==> flow/design.v <==
module ALU (result, read_data_1, read_data_2, shmat, opcode, functioncode);
	input [31:0] read_data_1;
	input [31:0] read_data_2;
	input [4:0] shmat;
	input [5:0] opcode;
	input [5:0] functioncode;
	output reg [31:0] result;
	always @(*)
		begin
		result = 32'b0;
		if(opcode==6'b001000)						 
			result=read_data_1+read_data_2;
		else if(opcode==6'b001001)					 
			result=read_data_1+read_data_2;
		else if(opcode==6'b001100)					 
			result=read_data_1&read_data_2;
		else if(opcode==6'b001101)					 
			result=read_data_1|read_data_2;
		else if(opcode==6'b001010)					 
			result=($signed(read_data_1)<$signed(read_data_2)) ? 32'b1 : 32'b0;
		else if(opcode==6'b001011)					 
			result=(read_data_1<read_data_2) ? 32'b1 : 32'b0;
		else if(opcode==6'b100100 |opcode==6'b100101 |opcode==6'b110000 | opcode==6'b100011  
		| opcode==6'b101000 | opcode==6'b111000 | opcode==6'b101001 | opcode==6'b101011)	 
			result=read_data_1+read_data_2;
		else if(opcode==6'b000000)					 
			begin
			if(functioncode==6'b100000)  
				result=read_data_1+read_data_2;
			else if(functioncode==6'b100001)  
				result=read_data_1+read_data_2;
			else if(functioncode==6'b100100)  
				result=read_data_1 & read_data_2;
			else if(functioncode==6'b100101)  
				result=read_data_1 | read_data_2;
			else if(functioncode==6'b100111)  
				result=~(read_data_1 | read_data_2);
			else if(functioncode==6'b000000)  
				result=read_data_2 << shmat;
			else if(functioncode==6'b101010)  
				result=($signed(read_data_1)<$signed(read_data_2)) ? 32'b1 : 32'b0;
			else if(functioncode==6'b101011)	 
				result=(read_data_1<read_data_2) ? 32'b1 : 32'b0;
			else if(functioncode==6'b000011)	 
				result= $signed(read_data_2) >>> shmat;
			else if(functioncode==6'b000010)  
				result= read_data_2 >> shmat;
			else if(functioncode==6'b100010)  
				result=read_data_1-read_data_2;
			else if(functioncode==6'b100011)  
				result= read_data_1-read_data_2;
			end
		end
endmodule
module mips_registers ( read_data_1, read_data_2, write_data, read_reg_1, read_reg_2, write_reg, signal_reg_write, clk );
	output [31:0] read_data_1, read_data_2;
	input [31:0] write_data;
	input [4:0] read_reg_1, read_reg_2, write_reg;
	input signal_reg_write, clk;
	reg [31:0] registers [31:1];
	always @(posedge clk)
		if (signal_reg_write && write_reg != 5'd0)
			registers[write_reg] <= write_data;
	assign read_data_1 = (read_reg_1 == 5'd0) ? 32'b0 : registers[read_reg_1];
	assign read_data_2 = (read_reg_2 == 5'd0) ? 32'b0 : registers[read_reg_2];
endmodule
module mips_core (
	input         clk,
	input         rst,
	output [31:0] imem_addr,
	input  [31:0] imem_rdata,
	output [31:0] dmem_addr,
	output [31:0] dmem_wdata,
	output [3:0]  dmem_wmask,
	output        dmem_we,
	input  [31:0] dmem_rdata,
	output        wb_en,
	output [4:0]  wb_reg,
	output [31:0] wb_data
);
reg [31:0] PC;
wire [31:0] instruction = imem_rdata;
wire [31:0] read_data_1;
wire [31:0] read_data_2;
wire [31:0] ALU_result;
reg [31:0] ALU_mux;
reg [4:0] REG_dst_mux;
reg [31:0] REG_write_mux;
reg [31:0] MEM_result;
reg write_reg_signal;
reg write_mem_signal;
reg [3:0] mem_mask;
reg [31:0] next_PC;
wire [5:0] opcode = instruction[31:26];
wire [4:0] rs = instruction[25:21];
wire [4:0] rt = instruction[20:16];
wire [4:0] rd = instruction[15:11];
wire [4:0] shmat = instruction[10:6];
wire [5:0] functioncode = instruction[5:0];
wire [15:0] imm = instruction[15:0];
wire [25:0] adress = instruction[25:0];
wire [31:0] PC_plus4 = PC + 32'd4;
wire [31:0] branchadress = {{14{imm[15]}}, imm, 2'b00};
wire [31:0] jumpadress = {PC[31:28], adress, 2'b00};
mips_registers regblock(read_data_1, read_data_2, REG_write_mux, rs, rt, REG_dst_mux, write_reg_signal, clk);
ALU ALUblock(ALU_result, read_data_1, ALU_mux, shmat, opcode, functioncode);
always @(*)
begin
	REG_dst_mux = rt;
	write_reg_signal = 1'b1;
	write_mem_signal = 1'b0;
	mem_mask = 4'b1111;
	ALU_mux = read_data_2;
	REG_write_mux = ALU_result;
	next_PC = PC_plus4;
	if (opcode==6'b100100)           
		MEM_result = {24'b0, dmem_rdata[7:0]};
	else if (opcode==6'b100101)      
		MEM_result = {16'b0, dmem_rdata[15:0]};
	else                             
		MEM_result = dmem_rdata;
	if (opcode==6'b000000)           
		begin
		REG_dst_mux = rd;
		if (functioncode==6'b001000)   
			begin
			write_reg_signal = 1'b0;
			next_PC = read_data_1;
			end
		end
	else                             
		begin
		if (opcode==6'b000011)         
			REG_dst_mux = 5'b11111;
		if (opcode==6'b101000 | opcode==6'b101001 | opcode==6'b111000 | opcode==6'b101011)  
			begin
			write_mem_signal = 1'b1;
			write_reg_signal = 1'b0;
			if (opcode==6'b101000)       
				mem_mask = 4'b0001;
			else if (opcode==6'b101001)  
				mem_mask = 4'b0011;
			end
		else if (opcode==6'b000100 | opcode==6'b000101 | opcode==6'b000010)  
			write_reg_signal = 1'b0;
		if (opcode!=6'b001100 && opcode!=6'b001101)
			ALU_mux = {{16{imm[15]}}, imm};
		else
			ALU_mux = {16'b0, imm};
		if (opcode==6'b000011)         
			REG_write_mux = PC + 32'd8;
		else if (opcode==6'b100011 | opcode==6'b100100 | opcode==6'b100101 | opcode==6'b110000)  
			REG_write_mux = MEM_result;
		else if (opcode==6'b001111)    
			REG_write_mux = {imm, 16'b0};
		if (opcode==6'b000100 && read_data_1==read_data_2)        
			next_PC = PC_plus4 + branchadress;
		else if (opcode==6'b000101 && read_data_1!=read_data_2)   
			next_PC = PC_plus4 + branchadress;
		else if (opcode==6'b000010 | opcode==6'b000011)          
			next_PC = jumpadress;
		end
end
always @(posedge clk)
	if (rst)
		PC <= 32'b0;
	else
		PC <= next_PC;
assign imem_addr  = PC;
assign dmem_addr  = ALU_result;
assign dmem_wdata = read_data_2;
assign dmem_wmask = mem_mask;
assign dmem_we    = write_mem_signal;
assign wb_en      = write_reg_signal && (REG_dst_mux != 5'd0);
assign wb_reg     = REG_dst_mux;
assign wb_data    = REG_write_mux;
endmodule
### Reports on mips_core

What the tools print for mips_core, step after step.
Lines are those of the file above, counted from 1.
Cell names lack the library's common part.
The mark - stands for no value.

| inputs | value |
|---|---|
| top | mips_core |
| clock | clk |
| library | sky130hd |
| library corner | tt_025C_1v80 |

### Word-level counts

Counts by Yosys on the flattened word-level netlist (proc, flatten, opt, wreduce; memories kept). Register bits leave out memories and registers merged into their read ports (data or address). Print and check cells are left out.
Yosys's memory passes give these memory sizes; they may raise the number of words (mostly to a power of two), join words into wider ones and drop unused or constant bits.

| operators by class | value |
|---|---|
| bitwise operators | 19 |
| eq/ne operators | 36 |
| add/subtract/negate cells | 5 |
| $lt $le $gt $ge | 2 |
| shifts and indexed selects | 3 |
| mux-type cells | 52 |
| reduce/logical cells | 9 |

Operator list:

| operator | count |
|---|---|
| two-way mux 32 bit | 36 |
| == test 6 bit (second input constant) | 17 |
| adder 32 bit | 2 |
| less-than comparator 32 bit | 2 |
| == test 6 x 4 -> 1 bit (second input constant) | 8 |
| adder 32 x 3 -> 32 bit (second input constant) | 1 |
| subtractor 32 bit | 1 |
| == test 32 bit | 1 |
| != test 32 bit | 1 |
| AND 32 bit | 1 |
| OR 32 bit | 1 |
| adder 32 x 4 -> 32 bit (second input constant) | 1 |
| << shifter 32 x 5 -> 32 bit | 1 |
| >> shifter 32 x 5 -> 32 bit | 1 |
| >>> shifter 32 x 5 -> 32 bit | 1 |
| NOT 32 bit | 1 |
| == test 6 x 2 -> 1 bit (second input constant) | 4 |
| OR 1 bit | 16 |
| two-way mux 4 bit | 4 |
| two-way mux 5 bit | 3 |
| == test 6 x 3 -> 1 bit (second input constant) | 2 |
| != test 6 x 4 -> 1 bit (second input constant) | 2 |
| logical NOT 6 bit | 2 |
| logical NOT 5 bit | 2 |
| two-way mux 1 bit | 9 |
| nonzero test 5 bit | 1 |
| logical AND 1 bit | 4 |
| != test 4 bit (second input constant) | 1 |

| word-level totals | value |
|---|---|
| cells after elaboration | 129 |
| input port bits | 66 |
| bits in registers | 32 |
| output and inout port bits | 139 |
| RAM bits | 992 |
| memories kept | 1 |

Memories:

| name | words | bits a word | read ports | write ports | line | text |
|---|---|---|---|---|---|---|
| regblock.registers | 31 | 32 | 2 | 1 | 60 | `reg [31:0] registers [31:1];` |

### Logic depth

Longest topological path by Yosys (ltp), each cell counted once; first at word level (registers and memories cut), then after technology mapping (sequential cells cut; the memories' decode and read muxes count).

| logic depth | value |
|---|---|
| depth in word-level cells | 30 |
| ABC_AREA | 0 |
| depth in mapped cells | 28 |
| gate-level depth less buffers | 21 |

### Mapped cells and area

The flow's flattened synthesis, as Yosys stat reports it; memories are mapped. The netlist is that of the ABC_AREA named above (0 if unset); the other value can give another one.

| mapped netlist | value |
|---|---|
| mapped cells | 5338 |
| sequential part of the area | 30429.2 um2 |
| flip-flop cells | 1024 |
| chip area (Yosys) | 63483.4 um2 |
| buffer cells | 412 |

Cell types:

| cell | count | total area (um2) |
|---|---|---|
| edfxtp_1 | 992 | 2.98E+04 |
| mux4_2 | 287 | 6.46E+03 |
| mux2i_1 | 411 | 4.11E+03 |
| ha_1 | 127 | 1.59E+03 |
| nor2_1 | 421 | 1.58E+03 |
| a21oi_1 | 299 | 1.5E+03 |
| o21ai_0 | 242 | 1.21E+03 |
| nand2_1 | 320 | 1.2E+03 |
| o22ai_1 | 182 | 1.14E+03 |
| xnor2_1 | 102 | 893.357 |
| clkbuf_1 | 229 | 859.574 |
| mux2_2 | 75 | 844.56 |
| a211oi_1 | 100 | 750.72 |
| dfxtp_1 | 32 | 640.614 |
| o221ai_1 | 67 | 586.813 |
| xor2_1 | 58 | 507.987 |
| inv_1 | 135 | 506.736 |
| buf_4 | 58 | 435.418 |

Other cell types: 95; their cells: 1201.
The figures by module come from a second, unflattened synthesis with its own total; it is not the netlist above.

| unflattened totals | value |
|---|---|
| cell total of the unflattened synthesis | 5089 |
| area total of the unflattened synthesis | 62774.0 um2 |

Rows give one instance, submodules left out.

Modules:

| module | area (um2) | seq. area (um2) | cells | times used |
|---|---|---|---|---|
| mips_registers | 46500.8 | 29788.6 | 2601 | 1 |
| ALU | 9872.0 | 0.0 | 1541 | 1 |
| mips_core | 6401.1 | 640.6 | 947 | 1 |

### Timing after synthesis

Path of least setup slack by OpenSTA after synthesis, without wires, with an ideal clock, recovery checks aside; 20% of the period is set as input and as output delay. Where synthesis merged equal registers, the netlist keeps one of their names.

| timing post-synthesis | value |
|---|---|
| kind | input to output |
| from | input imem_rdata[30] |
| to | output wb_data[31] |
| slack | 0.662 ns |
| period | 12.0 ns |
| path buffers | 8 |
| time at the first pin | 2.400 ns |
| path delay | 6.538 ns |
| data arrival time | 8.938 ns |
| data required time | 9.600 ns |
| external output delay | 2.400 ns |
| external input delay | 2.400 ns |
| driving pins on the path | 22 |
| period reached after synthesis | 11.338 ns |

"path delay" is the arrival time less input delay plus setup time.
A path that ends at an output port has no setup time.
"driving pins on the path": output pins that drive a net of the path, with the launching flip-flop's if there is one; two outputs of one cell count as two.
"period reached after synthesis" = period - worst setup slack (recovery checks aside). The figure is calculated, with input and output delays left at 20% of the set period.
Between the ends stands the longest chain of elaborated cells between them, by number of cells; it is not shown to be the way that was timed. Of several equally long chains one is given.
Each line given opens the expression or statement behind the cell; cells for indexed reads and writes are added by Yosys, which also makes memories of some case tables.

| between the ends, post-synthesis | value |
|---|---|
| cells stage by stage | clkbuf_1 nor3_1 nand2_1 clkbuf_1 clkbuf_1 clkbuf_1 buf_1 clkbuf_1 buf_1 a21oi_1 ha_1 clkbuf_1 o21bai_1 a21o_1 a211oi_1 a211oi_1 o21ai_0 a2111oi_0 or4_1 a21oi_1 nor3_1 o21ai_0 |
| cells in the longest elaborated chain | 29 |
| elaborated cells between the ends (all ways) | 66 |
| those cells by class | add/sub: 2; eq/ne: 18; shift: 3; mux: 28; logic: 13; reduce/logical: 2 |

Ends and longest elaborated chain, post-synthesis:

| what | line | text |
|---|---|---|
| start: declaration | 71 | `input [31:0] imem_rdata,` |
| != test 6 x 4 -> 1 bit | 146 | `if (opcode!=6'b001100 && opcode!=6'b001101)` |
| logical AND 1 bit | 146 |  |
| two-way mux 32 bit | 146 |  |
| two-way mux 32 bit | 122 | `if (opcode==6'b000000)` |
| subtractor 32 bit | 51 | `result= read_data_1-read_data_2;` |
| two-way mux 32 bit | 50 | `else if(functioncode==6'b100011)` |
| two-way mux 32 bit | 48 | `else if(functioncode==6'b100010)` |
| [... 15 more ...] | - |  |
| two-way mux 32 bit | 15 | `else if(opcode==6'b001100)` |
| two-way mux 32 bit | 13 | `else if(opcode==6'b001001)` |
| two-way mux 32 bit | 11 | `if(opcode==6'b001000)` |
| two-way mux 32 bit | 154 | `else if (opcode==6'b001111)` |
| two-way mux 32 bit | 152 | `else if (opcode==6'b100011 \| opcode==6'b100100 \| opcode==6'b100101 \| opcode==6'b110000)` |
| two-way mux 32 bit | 150 | `if (opcode==6'b000011)` |
| two-way mux 32 bit | 122 |  |
| end: declaration | 79 | `output [31:0] wb_data` |

### Worst path after layout

Path of least setup slack in the final report of run 1 (OpenROAD, finished layout, wires in). Where an end is a register, its clock arrival counts in the times.

| timing after layout | value |
|---|---|
| kind | input to output |
| from | input imem_rdata[30] |
| to | output wb_data[17] |
| period | 7.03 ns |
| data required time | 5.62 ns |
| path buffers | 8 |
| external input delay | 1.41 ns |
| external output delay | 1.41 ns |
| driving pins on the path | 19 |
| data arrival time | 8.09 ns |
| slack | -2.46 ns |
| time at the first pin | 1.41 ns |

Between the ends stands the longest chain of elaborated cells between them, by number of cells; it is not shown to be the way that was timed. Of several equally long chains one is given.

| between the ends, after layout | value |
|---|---|
| cells stage by stage | clkdlybuf4s50_1 nor3_4 and2_4 buf_4 buf_16 a21o_1 buf_4 buf_4 nand2_1 o32ai_2 a311oi_2 buf_4 buf_4 nor4_1 o22ai_4 o211ai_1 a21o_2 o21a_4 buf_6 |
| cells in the longest elaborated chain | 29 |
| elaborated cells between the ends (all ways) | 66 |
| those cells by class | add/sub: 2; eq/ne: 18; shift: 3; mux: 28; logic: 13; reduce/logical: 2 |

Ends and longest elaborated chain, after layout:

| what | line | text |
|---|---|---|
| start: declaration | 71 | `input [31:0] imem_rdata,` |
| != test 6 x 4 -> 1 bit | 146 | `if (opcode!=6'b001100 && opcode!=6'b001101)` |
| logical AND 1 bit | 146 |  |
| two-way mux 32 bit | 146 |  |
| two-way mux 32 bit | 122 | `if (opcode==6'b000000)` |
| subtractor 32 bit | 51 | `result= read_data_1-read_data_2;` |
| two-way mux 32 bit | 50 | `else if(functioncode==6'b100011)` |
| two-way mux 32 bit | 48 | `else if(functioncode==6'b100010)` |
| [... 15 more ...] | - |  |
| two-way mux 32 bit | 15 | `else if(opcode==6'b001100)` |
| two-way mux 32 bit | 13 | `else if(opcode==6'b001001)` |
| two-way mux 32 bit | 11 | `if(opcode==6'b001000)` |
| two-way mux 32 bit | 154 | `else if (opcode==6'b001111)` |
| two-way mux 32 bit | 152 | `else if (opcode==6'b100011 \| opcode==6'b100100 \| opcode==6'b100101 \| opcode==6'b110000)` |
| two-way mux 32 bit | 150 | `if (opcode==6'b000011)` |
| two-way mux 32 bit | 122 |  |
| end: declaration | 79 | `output [31:0] wb_data` |

==> runs of mips_core <==
Below are 3 stored runs of the flow (Yosys, OpenROAD; platform sky130hd) on mips_core, each with its settings and what was measured, unordered. Constraints: input delay and output delay 20% of the set period each, output load 0.01 pF.
"reached clock period" = clock period - worst setup slack. The figure is calculated, with input and output delays left at 20% of the set period.
"critical setup path time" means the part of the period allowed to the worst setup path (the constraints hold back 20% at inputs and 20% at outputs) less its slack; where the path has registers, the arrival times of their clocks count too.
By "power consumption" is meant OpenSTA's value without simulated activity: inputs other than the clock are taken to toggle once in ten clock periods, and the tool carries that through the logic.
Among the settings, -- means not set for that run.
Results: -- = not shown.

| name | run 1 | run 2 | run 3 |
|---|---|---|---|
| CELL_PAD_IN_SITES_DETAIL_PLACEMENT | 2 | -- | 2 |
| CORE_MARGIN | 5 | 2 | 5 |
| CORE_UTILIZATION | 26 | 40 | 26 |
| GPL_ROUTABILITY_DRIVEN | 0 | -- | 1 |
| HOLD_SLACK_MARGIN | -0.04 | -- | 0.09 |
| MIN_ROUTING_LAYER | met1 | met2 | met1 |
| PLACE_DENSITY_LB_ADDON | 0.28 | -- | 0.28 |
| SETUP_SLACK_MARGIN | 1.38 | 0.2 | 1.38 |
| SLEW_MARGIN | 25 | 25 | 25 |
| period_ns | 7.03 | 6.52 | 11.0 |
| CAP_MARGIN | 20 | 0 | 20 |
| CELL_PAD_IN_SITES_GLOBAL_PLACEMENT | -- | 0 | -- |
| CORE_ASPECT_RATIO | -- | 1.32 | -- |
| CTS_CLUSTER_DIAMETER | -- | 179 | 115 |
| GPL_TIMING_DRIVEN | -- | 0 | -- |
| MAX_ROUTING_LAYER | -- | met4 | -- |
| PLACE_DENSITY | -- | 0.6 | -- |
| mapped cell area after synthesis (um2) | 63483.4 | -- | 63483.4 |
| die area (um2) | 254147.0 | -- | 254147.0 |
| std-cell area (final layout) (um2) | 90853.4 | -- | 82849.5 |
| post-route utilization (%) | 37.4 | -- | 34.1 |
| setup slack of the worst path (ns) | -2.464 | -- | 1.005 |
| setup TNS (ns) | -155.625 | -- | 0.000 |
| smallest hold slack (ns) | 0.677 | -- | 0.549 |
| power consumption (mW) | 19.082 | -- | 11.132 |
| reached clock period (ns) | 9.494 | -- | 9.995 |
| critical setup path time (ns) | 6.68 | -- | 5.60 |
| worst setup path kind | input to output | -- | input to output |

Run 2: unfinished; error GRT-0116 in routing
